==> flow/design.v <==
`timescale 1ns / 1ps
module hx711driver (
    input clk,
    input reset,
    input logic ce,  
    input logic [15:0] dvsr,  
    input logic start,
    output logic [23:0] dout,
    output logic hx711_done_tick,
    output logic ready,
    output logic sclk,
    input logic hx711_in
);
typedef enum {idle, cpha_delay, p0, p1, g0, g1} state_type;
state_type state_reg;
state_type state_next;
logic p_clk;
logic [15:0] c_reg;
logic [15:0] c_next;
logic hx711_clk_reg;
logic hx711_clk_next;
logic ready_i;
logic hx711_done_tick_i;
logic [5:0] n_reg;
logic [5:0] n_next;
logic [23:0] si_reg;
logic [23:0] si_next;
always_ff @(posedge clk, posedge reset)
    if (reset) begin
        state_reg <= idle;
        si_reg <= 0;
        n_reg <= 0;
        c_reg <= 0;
        hx711_clk_reg <= 0;
    end
    else if (ce) begin
        state_reg <= state_next;
        si_reg <= si_next;
        n_reg <= n_next;
        c_reg <= c_next;
        hx711_clk_reg <= hx711_clk_next;
    end
always_comb
begin
    state_next = state_reg;  
    ready_i = 0;
    hx711_done_tick_i = 0;
    si_next = si_reg;
    n_next = n_reg;
    c_next = c_reg;
    case (state_reg)
        idle: begin
                ready_i = 1;  
                if (start & !hx711_in) begin  
                    n_next = 0;  
                    c_next =0;   
                    state_next = cpha_delay;  
                end
            end
        cpha_delay: begin
                if (c_reg==dvsr) begin  
                    state_next = p0;  
                    c_next = 0;   
                end
                else
                    c_next = c_reg + 1;  
            end
        p0: begin
                if (c_reg==dvsr) begin  
                    state_next = p1;   
                    si_next = {si_reg[22:0], hx711_in};  
                    c_next = 0;  
                end
                else
                    c_next = c_reg + 1;   
            end
        p1: begin
                if (c_reg==dvsr) begin  
                    if (n_reg==23) begin  
                        state_next = g0;  
                        c_next = 0;  
                    end
                    else begin
                        state_next = p0;   
                        n_next = n_reg + 1;   
                        c_next = 0;   
                    end
                end
                else
                    c_next = c_reg + 1;  
            end
        g0: begin
                if (c_reg==dvsr) begin  
                    state_next = g1;  
                    c_next = 0;  
                end
                else
                    c_next = c_reg + 1;   
            end
        g1: begin
                if (c_reg==dvsr) begin  
                    hx711_done_tick_i = 1;   
                    state_next = idle;   
                end
                else
                    c_next = c_reg + 1;  
            end
     endcase
end
assign ready = ready_i;
assign hx711_done_tick = hx711_done_tick_i;
assign p_clk = (state_next==p0) || (state_next == g0);
assign hx711_clk_next = p_clk;
assign dout = si_reg;
assign sclk = hx711_clk_reg;
endmodule
`timescale 1ns / 1ps
module seven_seg_driver (
    input logic clock,
    input logic reset,
    input logic [23:0] binary_in,
    output logic [7:0] segments_out,  
    output logic [7:0] anodes_out      
);
    logic [15:0] refresh_counter;
    logic refresh_tick;
    always_ff @(posedge clock, posedge reset) begin
        if (reset) begin
            refresh_counter <= '0;
            refresh_tick <= 1'b0;
        end else begin
            refresh_tick <= 1'b0;  
            if (refresh_counter == 16'd1023) begin
                refresh_counter <= '0;
                refresh_tick <= 1'b1;
            end else begin
                refresh_counter <= refresh_counter + 1;
            end
        end
    end
    logic [31:0] bcd_digits;  
    always_comb begin
        logic [23:0] bin_copy;
        logic [31:0] bcd_temp;
        bin_copy = binary_in;
        bcd_temp = '0;
        for (int i = 0; i < 24; i++) begin
            for (int j = 0; j < 8; j++) begin
                if (bcd_temp[ (j*4) +: 4 ] > 4) begin
                bcd_temp[ (j*4) +: 4 ] = bcd_temp[ (j*4) +: 4 ] + 3;
                end
            end
            {bcd_temp, bin_copy} = {bcd_temp, bin_copy} << 1;
        end
        bcd_digits = bcd_temp;  
    end
    logic [2:0] digit_selector;  
    logic [3:0] current_bcd_digit;  
    always_ff @(posedge clock, posedge reset) begin
        if (reset) begin
            digit_selector <= '0;
        end else if (refresh_tick) begin
            digit_selector <= digit_selector + 1;  
        end
    end
    always_comb begin
        case (digit_selector)
            3'd0:    current_bcd_digit = bcd_digits[3:0];    
            3'd1:    current_bcd_digit = bcd_digits[7:4];    
            3'd2:    current_bcd_digit = bcd_digits[11:8];   
            3'd3:    current_bcd_digit = bcd_digits[15:12];  
            3'd4:    current_bcd_digit = bcd_digits[19:16];  
            3'd5:    current_bcd_digit = bcd_digits[23:20];  
            3'd6:    current_bcd_digit = bcd_digits[27:24];  
            3'd7:    current_bcd_digit = bcd_digits[31:28];  
            default: current_bcd_digit = 4'b1111;          
        endcase
    end
    always_comb begin
        case (current_bcd_digit)
            4'd0:    segments_out = 8'b00000011;  
            4'd1:    segments_out = 8'b10011111;  
            4'd2:    segments_out = 8'b00100101;  
            4'd3:    segments_out = 8'b00001101;  
            4'd4:    segments_out = 8'b10011001;  
            4'd5:    segments_out = 8'b01001001;  
            4'd6:    segments_out = 8'b01000001;  
            4'd7:    segments_out = 8'b00011111;  
            4'd8:    segments_out = 8'b00000001;  
            4'd9:    segments_out = 8'b00001001;  
            default: segments_out = 8'b11111111;  
        endcase
    end
    always_comb begin
        case (digit_selector)
            3'd0:    anodes_out = 8'b11111110;  
            3'd1:    anodes_out = 8'b11111101;  
            3'd2:    anodes_out = 8'b11111011;  
            3'd3:    anodes_out = 8'b11110111;  
            3'd4:    anodes_out = 8'b11101111;  
            3'd5:    anodes_out = 8'b11011111;  
            3'd6:    anodes_out = 8'b10111111;  
            3'd7:    anodes_out = 8'b01111111;  
            default: anodes_out = 8'b11111111;  
        endcase
    end
endmodule
`timescale 1ns / 1ps
module top_nexys_a7 (
    input logic clock,       
    input logic reset,
    input logic hx711_data_in,
    output logic hx711_sclk_out,
    output logic [5:0] states_led,
    output logic [7:0] DDP,
    output logic [7:0] AN
);
    logic clock50MHz;
    always_ff @(posedge clock, posedge reset) begin
        if (reset) clock50MHz <= 0;
        else       clock50MHz <= ~clock50MHz;
    end
    logic ce_50;
    assign ce_50 = ~clock50MHz;
    logic hx711_data_sync1, hx711_data_sync2;
    always_ff @(posedge clock) begin
        if (ce_50) begin
            hx711_data_sync1 <= hx711_data_in;
            hx711_data_sync2 <= hx711_data_sync1;
        end
    end
    logic [23:0] s_hx711_raw_bits; 
    logic        s_hx711_tick;     
    hx711driver inst_hx711_driver (
        .clk(clock), 
        .reset(reset), 
        .ce(ce_50),
        .dvsr(16'd50), 
        .start(1'b1), 
        .dout(s_hx711_raw_bits), 
        .hx711_done_tick(s_hx711_tick),
        .ready(), 
        .sclk(hx711_sclk_out), 
        .hx711_in(hx711_data_sync2) 
    );
    logic signed [31:0] data_signed;
    assign data_signed = {{8{s_hx711_raw_bits[23]}}, s_hx711_raw_bits};
    logic s_tick_sync_r, s_tick_rising;
    always_ff @(posedge clock) s_tick_sync_r <= s_hx711_tick;
    assign s_tick_rising = s_hx711_tick && !s_tick_sync_r; 
    localparam int CLOCKS_PER_SECOND = 100_000;
    localparam int THRESHOLD = 50;                      
    localparam int NOISE_LIMIT = 15000; 
    int timer_1sec;
    logic signed [63:0] accumulator_sum; 
    int sample_count;
    int consecutive_outliers;
    logic signed [31:0] current_second_avg;
    logic signed [31:0] previous_second_avg;
    logic signed [31:0] display_stable_val;
    logic signed [31:0] r_sample_captured;  
    typedef enum logic [3:0] {
        ST_IDLE,          
        ST_SAMPLE_CALC,   
        ST_SAMPLE_CHECK,  
        ST_SAMPLE_ACCUM,  
        ST_PREP_DIV,      
        ST_DIVIDE,        
        ST_UPDATE,        
        ST_CLEANUP        
    } state_t;
    state_t state;
    logic [63:0] div_dividend;
    logic [63:0] div_remainder;
    logic [31:0] div_divisor;
    logic [31:0] div_quotient;
    logic [6:0]  div_counter;
    logic        div_sign_bit;
    logic signed [31:0] r_diff;
    logic [31:0] r_abs_diff;
    logic        r_is_valid_sample;
    always_ff @(posedge clock, posedge reset) begin
        if (reset) begin
            timer_1sec <= '0;
            accumulator_sum <= '0;
            sample_count <= '0;
            current_second_avg <= '0;
            previous_second_avg <= '0;
            display_stable_val <= '0;
            states_led <= '0;
            state <= ST_IDLE;
            div_dividend <= 0; 
            div_remainder <= 0; 
            div_divisor <= 0;
            div_quotient <= 0; 
            div_counter <= 0; 
            div_sign_bit <= 0;
            consecutive_outliers <= 0;
            r_sample_captured <= 0;
            r_diff <= 0;
            r_abs_diff <= 0;
            r_is_valid_sample <= 0;
        end
        else begin
            case (state)
                ST_IDLE: begin
                    if (s_tick_rising) begin
                        r_sample_captured <= data_signed;  
                        state <= ST_SAMPLE_CALC;           
                    end 
                    else if (timer_1sec == CLOCKS_PER_SECOND - 1) begin
                        timer_1sec <= 0;
                        state <= ST_PREP_DIV;
                    end 
                    else begin
                        timer_1sec <= timer_1sec + 1;
                    end
                end
                ST_SAMPLE_CALC: begin
                    if (timer_1sec != CLOCKS_PER_SECOND - 1) timer_1sec <= timer_1sec + 1;
                    r_diff <= r_sample_captured - current_second_avg;
                    state <= ST_SAMPLE_CHECK;
                end
                ST_SAMPLE_CHECK: begin
                    if (timer_1sec != CLOCKS_PER_SECOND - 1) timer_1sec <= timer_1sec + 1;
                    if (r_diff < 0) r_abs_diff <= unsigned'(-r_diff);
                    else            r_abs_diff <= unsigned'(r_diff);
                    state <= ST_SAMPLE_ACCUM;
                end
                ST_SAMPLE_ACCUM: begin
                    if (timer_1sec != CLOCKS_PER_SECOND - 1) timer_1sec <= timer_1sec + 1;
                    if (r_abs_diff < NOISE_LIMIT || current_second_avg == 0 || consecutive_outliers >= 3) begin
                        accumulator_sum <= accumulator_sum + r_sample_captured;
                        sample_count <= sample_count + 1;
                        consecutive_outliers <= 0;
                    end else begin
                        consecutive_outliers <= consecutive_outliers + 1;
                    end
                    state <= ST_IDLE;  
                end
                ST_PREP_DIV: begin
                    if (sample_count == 0) begin
                        current_second_avg <= 0;
                        state <= ST_UPDATE;
                    end else begin
                        if (accumulator_sum < 0) begin
                            div_dividend <= unsigned'(-accumulator_sum);
                            div_sign_bit <= 1'b1;
                        end else begin
                            div_dividend <= unsigned'(accumulator_sum);
                            div_sign_bit <= 1'b0;
                        end
                        div_divisor   <= unsigned'(sample_count);
                        div_remainder <= 0;
                        div_quotient  <= 0;
                        div_counter   <= 63; 
                        state <= ST_DIVIDE;
                    end
                end
                ST_DIVIDE: begin
                    div_remainder = (div_remainder << 1) | (div_dividend[div_counter]);
                    if (div_remainder >= div_divisor) begin
                        div_remainder = div_remainder - div_divisor;
                        div_quotient[div_counter] = 1'b1; 
                    end
                    if (div_counter == 0) state <= ST_UPDATE;
                    else div_counter <= div_counter - 1;
                end
                ST_UPDATE: begin
                    logic signed [31:0] temp_avg;
                    if (div_sign_bit) temp_avg = signed'(-div_quotient);
                    else              temp_avg = signed'(div_quotient);
                    current_second_avg <= temp_avg;
                    display_stable_val <= temp_avg;
                    if ((previous_second_avg - temp_avg) > THRESHOLD) states_led <= 6'b101101; 
                    else states_led <= 6'b000000;
                    state <= ST_CLEANUP;
                end
                ST_CLEANUP: begin
                    previous_second_avg <= current_second_avg;
                    accumulator_sum <= 0;
                    sample_count <= 0;
                    state <= ST_IDLE; 
                end
                default: state <= ST_IDLE;
            endcase
        end
    end
    logic [23:0] final_display_number;
    always_comb begin
        if (display_stable_val < 0) final_display_number = unsigned'(-display_stable_val);
        else                        final_display_number = unsigned'(display_stable_val);
    end
    seven_seg_driver inst_display (
        .clock(clock),                  
        .reset(reset),                
        .binary_in(final_display_number),   
        .segments_out(DDP),           
        .anodes_out(AN)               
    );
endmodule
# Step by step through the tools: top_nexys_a7
# Module top_nexys_a7 before and after one edit of its RTL, step after step.
# Lines under "before" count in the file above, lines under "after" in the edited file.
# "change": "after" minus "before" as printed here.
# Library cell names are shortened.
# The mark n/a stands for no value.
# setup
top_module	top_nexys_a7
clock_port	clock
cell_library	sky130hd
corner	tt_025C_1v80

# Diff
# The edit as a unified diff against the file above.
# This change comes from a script, not from a designer. No optimisation was intended, and the edited design may behave differently.
# begin of diff
@@ -212,8 +212,10 @@
     input logic hx711_data_in,
     output logic hx711_sclk_out,
-    output logic [5:0] states_led,
+    output logic [5:0] states_led_pad,
     output logic [7:0] DDP,
     output logic [7:0] AN
 );
+    logic [5:0] states_led;
+    always_ff @(posedge clock) states_led_pad <= states_led;
     logic clock50MHz;
     always_ff @(posedge clock, posedge reset) begin
# end of diff

# Word-level counts
# Source: Yosys, flattened and elaborated, memories not mapped. Widths are those after wreduce. Registers that Yosys merges into a memory's read port (data or address) are not register bits. Print and check cells do not count.
# Yosys's memory passes give these memory sizes; they may raise the number of words (mostly to a power of two), join words into wider ones and drop unused or constant bits.
# bits
item	before	after	change
regBits	656	662	6
latchBits	0	0	0
ram_bits	0	0	0
mem_bits_ro	176	176	0
clocked_rd_ports_x_width	0	0	0
n_memories	2	2	0
output_inout_bits	23	23	0
elab_cells	655	656	1
# memory_table
item	before	after
mem_shapes	16x7 r1 w0; 8x8 r1 w0	16x7 r1 w0; 8x8 r1 w0
# classes
item	before	after	change
n_addsub	173	173	0
n_mul	0	0	0
div_mod_pow	0	0	0
n_cmp	163	163	0
eq_ne	39	39	0
n_shift	2	2	0
n_mux	209	209	0
logic	6	6	0
reduce_and_logical	31	31	0
# Unchanged operator kinds not shown: 86.

# Logic depth
# Depth = most cells in a row (Yosys ltp): at word level without a register or memory, in the mapped netlist without a sequential cell, where the memories' decode and read muxes count.
# logic_depth
item	before	after	change
ltp_word	49	49	0
abc_area	0	0	n/a
ltp_mapped	112	121	9
ltp_nobuf	106	117	11

# Synthesis result
# The flow's flattened synthesis, as Yosys stat reports it; memories are mapped. The netlist is that of the ABC_AREA named above (0 if unset); the other value can give another one.
# synth_totals
item	before	after	change
cell_count	5744	5893	149
yosys_area_um2	50030.5	50692.4	661.9
sequential_area_um2	15572.4	15592.5	20.1
ffs	622	623	1
buffers	206	229	23
# types
cell	before	after	change
nand2_1	563	589	26
clkbuf_1	136	162	26
nand2b_1	79	56	-23
mux2i_1	85	105	20
nor2_1	472	453	-19
o21ai_0	366	385	19
nand3_1	143	162	19
nand4_1	52	69	17
xor2_1	272	287	15
o211ai_1	44	59	15
a211oi_1	36	51	15
buf_2	16	29	13
or3_1	66	78	12
o31ai_1	62	74	12
o221ai_1	21	9	-12
buf_4	26	15	-11
o21a_1	29	39	10
o21ai_1	42	33	-9
# Unchanged cell types not shown: 26.
# Not every row of either side is listed.
# By module: a second synthesis without flattening, with its own total; a netlist apart from the flattened one above.
# unflattened
item	before	after	change
cells_unflattened	6330	6421	91
area_unflattened_um2	52839.4	53050.9	211.5
# Each row is one instance without its submodules.
# modules_before
module	n_inst	cells	mod_area_um2
top_nexys_a7	1	3782	34176.5
seven_seg_driver	1	2280	15701.3
hx711driver	1	268	2961.6
# modules_after
module	n_inst	cells	mod_area_um2
top_nexys_a7	1	3873	34388.0
seven_seg_driver	1	2280	15701.3
hx711driver	1	268	2961.6

# Timing after synthesis
# OpenSTA on the mapped netlist: ideal clock, no wires. The path of least setup slack (recovery checks aside). Input and output delay are each 20% of the period. Register names are those of the netlist, which keeps one name where synthesis merged equal registers.
# synth_timing
item	before	after	change
kind	flip-flop to output port	flip-flop to output port	n/a
from	register display_stable_val[8]	register display_stable_val[15]	n/a
to	output port DDP[2]	output port DDP[4]	n/a
clock_period_ns	40.0	40.0	0.0
out_delay_ns	8.000	8.000	0.000
t_arrival_ns	21.803	22.518	0.715
required_time_ns	32.000	32.000	0.000
path_slack_ns	10.197	9.482	-0.715
delay_ns	21.803	22.518	0.715
stages	106	105	-1
synth_period_reached_ns	29.803	30.518	0.715
# "delay_ns" is the arrival time less input delay plus setup time.
# A path that ends at an output port has no setup time.
# "stages" counts driving pins, that of a launching flip-flop among them; a cell with two outputs on the path counts twice.
# "synth_period_reached_ns" = period - worst setup slack (recovery checks aside). The figure is calculated, with input and output delays left at 20% of the set period.
# Between the ends stands the longest chain of elaborated cells between them, by number of cells; it is not shown to be the way that was timed. Of several equally long chains one is given.
# A line is the first line of the expression or statement that the cell stems from. Yosys adds cells for indexed reads and writes and turns some case tables into memories.
# The chain passes a memory read, where the word-level depth is cut; so it can be longer than that depth.
# synth_between_before
cell_sequence	dfrtp_1 -> or4_4 -> or3_1 -> buf_4 -> o311a_4 -> or3_4 -> nand2_1 -> ha_1 -> or3_1 -> nor4_1 -> or4_1 -> clkbuf_2 -> nand2_1 -> o221a_2 -> and2_4 -> inv_1 -> ha_1 -> or3_1 -> [70 not listed] -> o21ba_2 -> xnor2_1 -> ha_1 -> nor2_1 -> or3_1 -> o211a_1 -> xor2_1 -> ha_1 -> o21bai_2 -> xor2_1 -> o221ai_1 -> a21oi_1 -> a32oi_4 -> inv_2 -> ha_1 -> inv_1 -> mux2i_1 -> a22oi_1
elab_chain_cells	50
cells_between	452
# synth_rtl_before
item	line_no	source
start, declared	260	logic signed [31:0] display_stable_val;
start, assigned	289	display_stable_val <= '0;
start, assigned	374	display_stable_val <= temp_avg;
24-bit negator	391	if (display_stable_val < 0) final_display_number = unsigned'(-display_stable_val);
24-bit 2-to-1 mux	391
1-bit by 2-bit adder with 3-bit output	150	bcd_temp[ (j*4) +: 4 ] = bcd_temp[ (j*4) +: 4 ] + 3;
3-bit 2-to-1 mux	149	if (bcd_temp[ (j*4) +: 4 ] > 4) begin
4-bit by 3-bit > comparator with 1-bit output	149
4-bit 2-to-1 mux	149
4-bit by 3-bit > comparator with 1-bit output	149
[36 not listed]	n/a
4-bit 2-to-1 mux	149
4-bit by 2-bit adder with 4-bit output	150
4-bit 2-to-1 mux	149
4-bit by 2-bit adder with 4-bit output	150
4-bit 2-to-1 mux	149
4-bit case mux with 8-bit select	167	case (digit_selector)
memory 16 x 7 bit	180	case (current_bcd_digit)
end, declared	215	output logic [7:0] DDP,
# synth_between_after
cell_sequence	dfrtp_1 -> or4_1 -> or4b_1 -> buf_2 -> o31ai_4 -> a32oi_1 -> ha_1 -> xnor2_1 -> xnor2_1 -> clkbuf_1 -> ha_1 -> o31ai_1 -> xnor2_1 -> inv_1 -> ha_1 -> or2_2 -> o2111a_1 -> and3_1 -> [69 not listed] -> o31ai_1 -> xnor2_1 -> ha_1 -> nand4b_1 -> and3_1 -> o221a_2 -> nand2_1 -> xnor2_1 -> ha_1 -> nor2_1 -> mux2_2 -> a221oi_1 -> o21ai_0 -> o32a_1 -> ha_1 -> mux2_2 -> nor2_1 -> nor2_1
elab_chain_cells	50
cells_between	452
# synth_rtl_after
item	line_no	source
start, declared	262	logic signed [31:0] display_stable_val;
start, assigned	291	display_stable_val <= '0;
start, assigned	376	display_stable_val <= temp_avg;
24-bit negator	393	if (display_stable_val < 0) final_display_number = unsigned'(-display_stable_val);
24-bit 2-to-1 mux	393
1-bit by 2-bit adder with 3-bit output	150	bcd_temp[ (j*4) +: 4 ] = bcd_temp[ (j*4) +: 4 ] + 3;
3-bit 2-to-1 mux	149	if (bcd_temp[ (j*4) +: 4 ] > 4) begin
4-bit by 3-bit > comparator with 1-bit output	149
4-bit 2-to-1 mux	149
4-bit by 3-bit > comparator with 1-bit output	149
[36 not listed]	n/a
4-bit 2-to-1 mux	149
4-bit by 2-bit adder with 4-bit output	150
4-bit 2-to-1 mux	149
4-bit by 2-bit adder with 4-bit output	150
4-bit 2-to-1 mux	149
4-bit case mux with 8-bit select	167	case (digit_selector)
memory 16 x 7 bit	180	case (current_bcd_digit)
end, declared	215	output logic [7:0] DDP,

# Worst path after layout
# From the final timing report of the runs of pair A: the path of least setup slack in the routed layout; clock arrival at registers is part of the times.
# layout_timing
item	before	after	change
kind	flip-flop to output port	flip-flop to output port	n/a
from	register display_stable_val[0]	register display_stable_val[15]	n/a
to	output port DDP[3]	output port DDP[4]	n/a
clock_period_ns	34.4	34.4	0.0
out_delay_ns	6.88	6.88	0.00
t_arrival_ns	25.33	25.26	-0.07
required_time_ns	27.52	27.52	0.00
path_slack_ns	2.19	2.26	0.07
stages	94	102	8
# Between the ends stands the longest chain of elaborated cells between them, by number of cells; it is not shown to be the way that was timed. Of several equally long chains one is given.
# The chain passes a memory read, where the word-level depth is cut; so it can be longer than that depth.
# layout_between_before
cell_sequence	dfrtp_1 -> inv_1 -> ha_1 -> or4b_2 -> nor2_1 -> a311oi_1 -> a211oi_1 -> nand2_1 -> ha_1 -> or3_1 -> nor4_2 -> nor4_1 -> nand2b_1 -> o221a_2 -> and2_4 -> inv_1 -> ha_1 -> or3_1 -> [58 not listed] -> mux2_4 -> inv_2 -> ha_1 -> a21oi_1 -> a211oi_1 -> o22ai_1 -> xnor2_1 -> ha_1 -> o221ai_1 -> xnor2_1 -> nand2_1 -> a32oi_4 -> inv_2 -> ha_1 -> inv_1 -> mux2i_1 -> a22oi_1 -> clkdlybuf4s50_1
elab_chain_cells	50
cells_between	452
# layout_rtl_before
item	line_no	source
start, declared	260	logic signed [31:0] display_stable_val;
start, assigned	289	display_stable_val <= '0;
start, assigned	374	display_stable_val <= temp_avg;
24-bit negator	391	if (display_stable_val < 0) final_display_number = unsigned'(-display_stable_val);
24-bit 2-to-1 mux	391
1-bit by 2-bit adder with 3-bit output	150	bcd_temp[ (j*4) +: 4 ] = bcd_temp[ (j*4) +: 4 ] + 3;
3-bit 2-to-1 mux	149	if (bcd_temp[ (j*4) +: 4 ] > 4) begin
4-bit by 3-bit > comparator with 1-bit output	149
4-bit 2-to-1 mux	149
4-bit by 3-bit > comparator with 1-bit output	149
[36 not listed]	n/a
4-bit 2-to-1 mux	149
4-bit by 2-bit adder with 4-bit output	150
4-bit 2-to-1 mux	149
4-bit by 2-bit adder with 4-bit output	150
4-bit 2-to-1 mux	149
4-bit case mux with 8-bit select	167	case (digit_selector)
memory 16 x 7 bit	180	case (current_bcd_digit)
end, declared	215	output logic [7:0] DDP,
# layout_between_after
cell_sequence	dfrtp_1 -> or4_1 -> or4b_1 -> o31ai_4 -> a32oi_1 -> ha_1 -> nor2b_1 -> a2bb2oi_2 -> a21boi_1 -> o31ai_1 -> xnor2_2 -> inv_1 -> ha_1 -> or2_2 -> o2111a_1 -> and3_1 -> nor2_1 -> ha_1 -> [66 not listed] -> o21ai_0 -> and3_1 -> o221a_2 -> nand2_1 -> xnor2_1 -> ha_1 -> inv_1 -> a31oi_1 -> xor2_1 -> nand2_1 -> a31oi_1 -> a221o_1 -> clkinv_1 -> ha_1 -> mux2_2 -> nor2_1 -> nor2_1 -> clkdlybuf4s50_1
elab_chain_cells	50
cells_between	452
# layout_rtl_after
item	line_no	source
start, declared	262	logic signed [31:0] display_stable_val;
start, assigned	291	display_stable_val <= '0;
start, assigned	376	display_stable_val <= temp_avg;
24-bit negator	393	if (display_stable_val < 0) final_display_number = unsigned'(-display_stable_val);
24-bit 2-to-1 mux	393
1-bit by 2-bit adder with 3-bit output	150	bcd_temp[ (j*4) +: 4 ] = bcd_temp[ (j*4) +: 4 ] + 3;
3-bit 2-to-1 mux	149	if (bcd_temp[ (j*4) +: 4 ] > 4) begin
4-bit by 3-bit > comparator with 1-bit output	149
4-bit 2-to-1 mux	149
4-bit by 3-bit > comparator with 1-bit output	149
[36 not listed]	n/a
4-bit 2-to-1 mux	149
4-bit by 2-bit adder with 4-bit output	150
4-bit 2-to-1 mux	149
4-bit by 2-bit adder with 4-bit output	150
4-bit 2-to-1 mux	149
4-bit case mux with 8-bit select	167	case (digit_selector)
memory 16 x 7 bit	180	case (current_bcd_digit)
end, declared	215	output logic [7:0] DDP,

# Measured runs
# Runs of the flow (Yosys, OpenROAD) on both versions; the two runs of a pair have the same settings. The constraints put input and output delay at 20% of the set period each and load the outputs with 0.01 pF.
# settings_pair_A
CORE_UTILIZATION	40
period_ns	34.4
CAP_MARGIN	20
CORE_MARGIN	2
SLEW_MARGIN	20
# measured_pair_A
item	before	after	change
synth_area_um2	50030.5	50692.4	661.9
die_area_um2	127921.0	129593.0	1672.0
finish.stdcell_area_um2	53994.3	54770.0	775.7
finish.utilization_pct	43.6	43.6	0.0
final_setup_ws_ns	2.186	2.262	0.076
tns_setup_ns	0.000	0.000	0.000
holdWs_ns	0.423	0.377	-0.046
power.total_uw	1493	1483	-10
clock_period_reached_ns	32.214	32.138	-0.076
# settings_pair_B
CAP_MARGIN	5
CELL_PAD_IN_SITES_GLOBAL_PLACEMENT	2
CORE_MARGIN	3
CORE_UTILIZATION	41
CTS_CLUSTER_SIZE	16
PLACE_DENSITY	0.61
SETUP_SLACK_MARGIN	-2.0
period_ns	38.1
SLEW_MARGIN	20
# measured_pair_B
item	before	after	change
synth_area_um2	50030.5	50692.4	661.9
die_area_um2	126252.0	127896.0	1644.0
finish.stdcell_area_um2	54377.2	54706.2	329.0
finish.utilization_pct	45.1	44.8	-0.3
final_setup_ws_ns	4.374	3.304	-1.070
tns_setup_ns	0.000	0.000	0.000
holdWs_ns	0.426	0.429	0.003
power.total_uw	1454	1368	-86
clock_period_reached_ns	33.726	34.796	1.070
# "clock_period_reached_ns": clock period set for the run, less the worst setup slack. It is reckoned from that one timing run; input and output delays stay at 20% of the period that was set.
# "power.total_uw" is the tool's figure for a default switching activity; nothing was simulated.
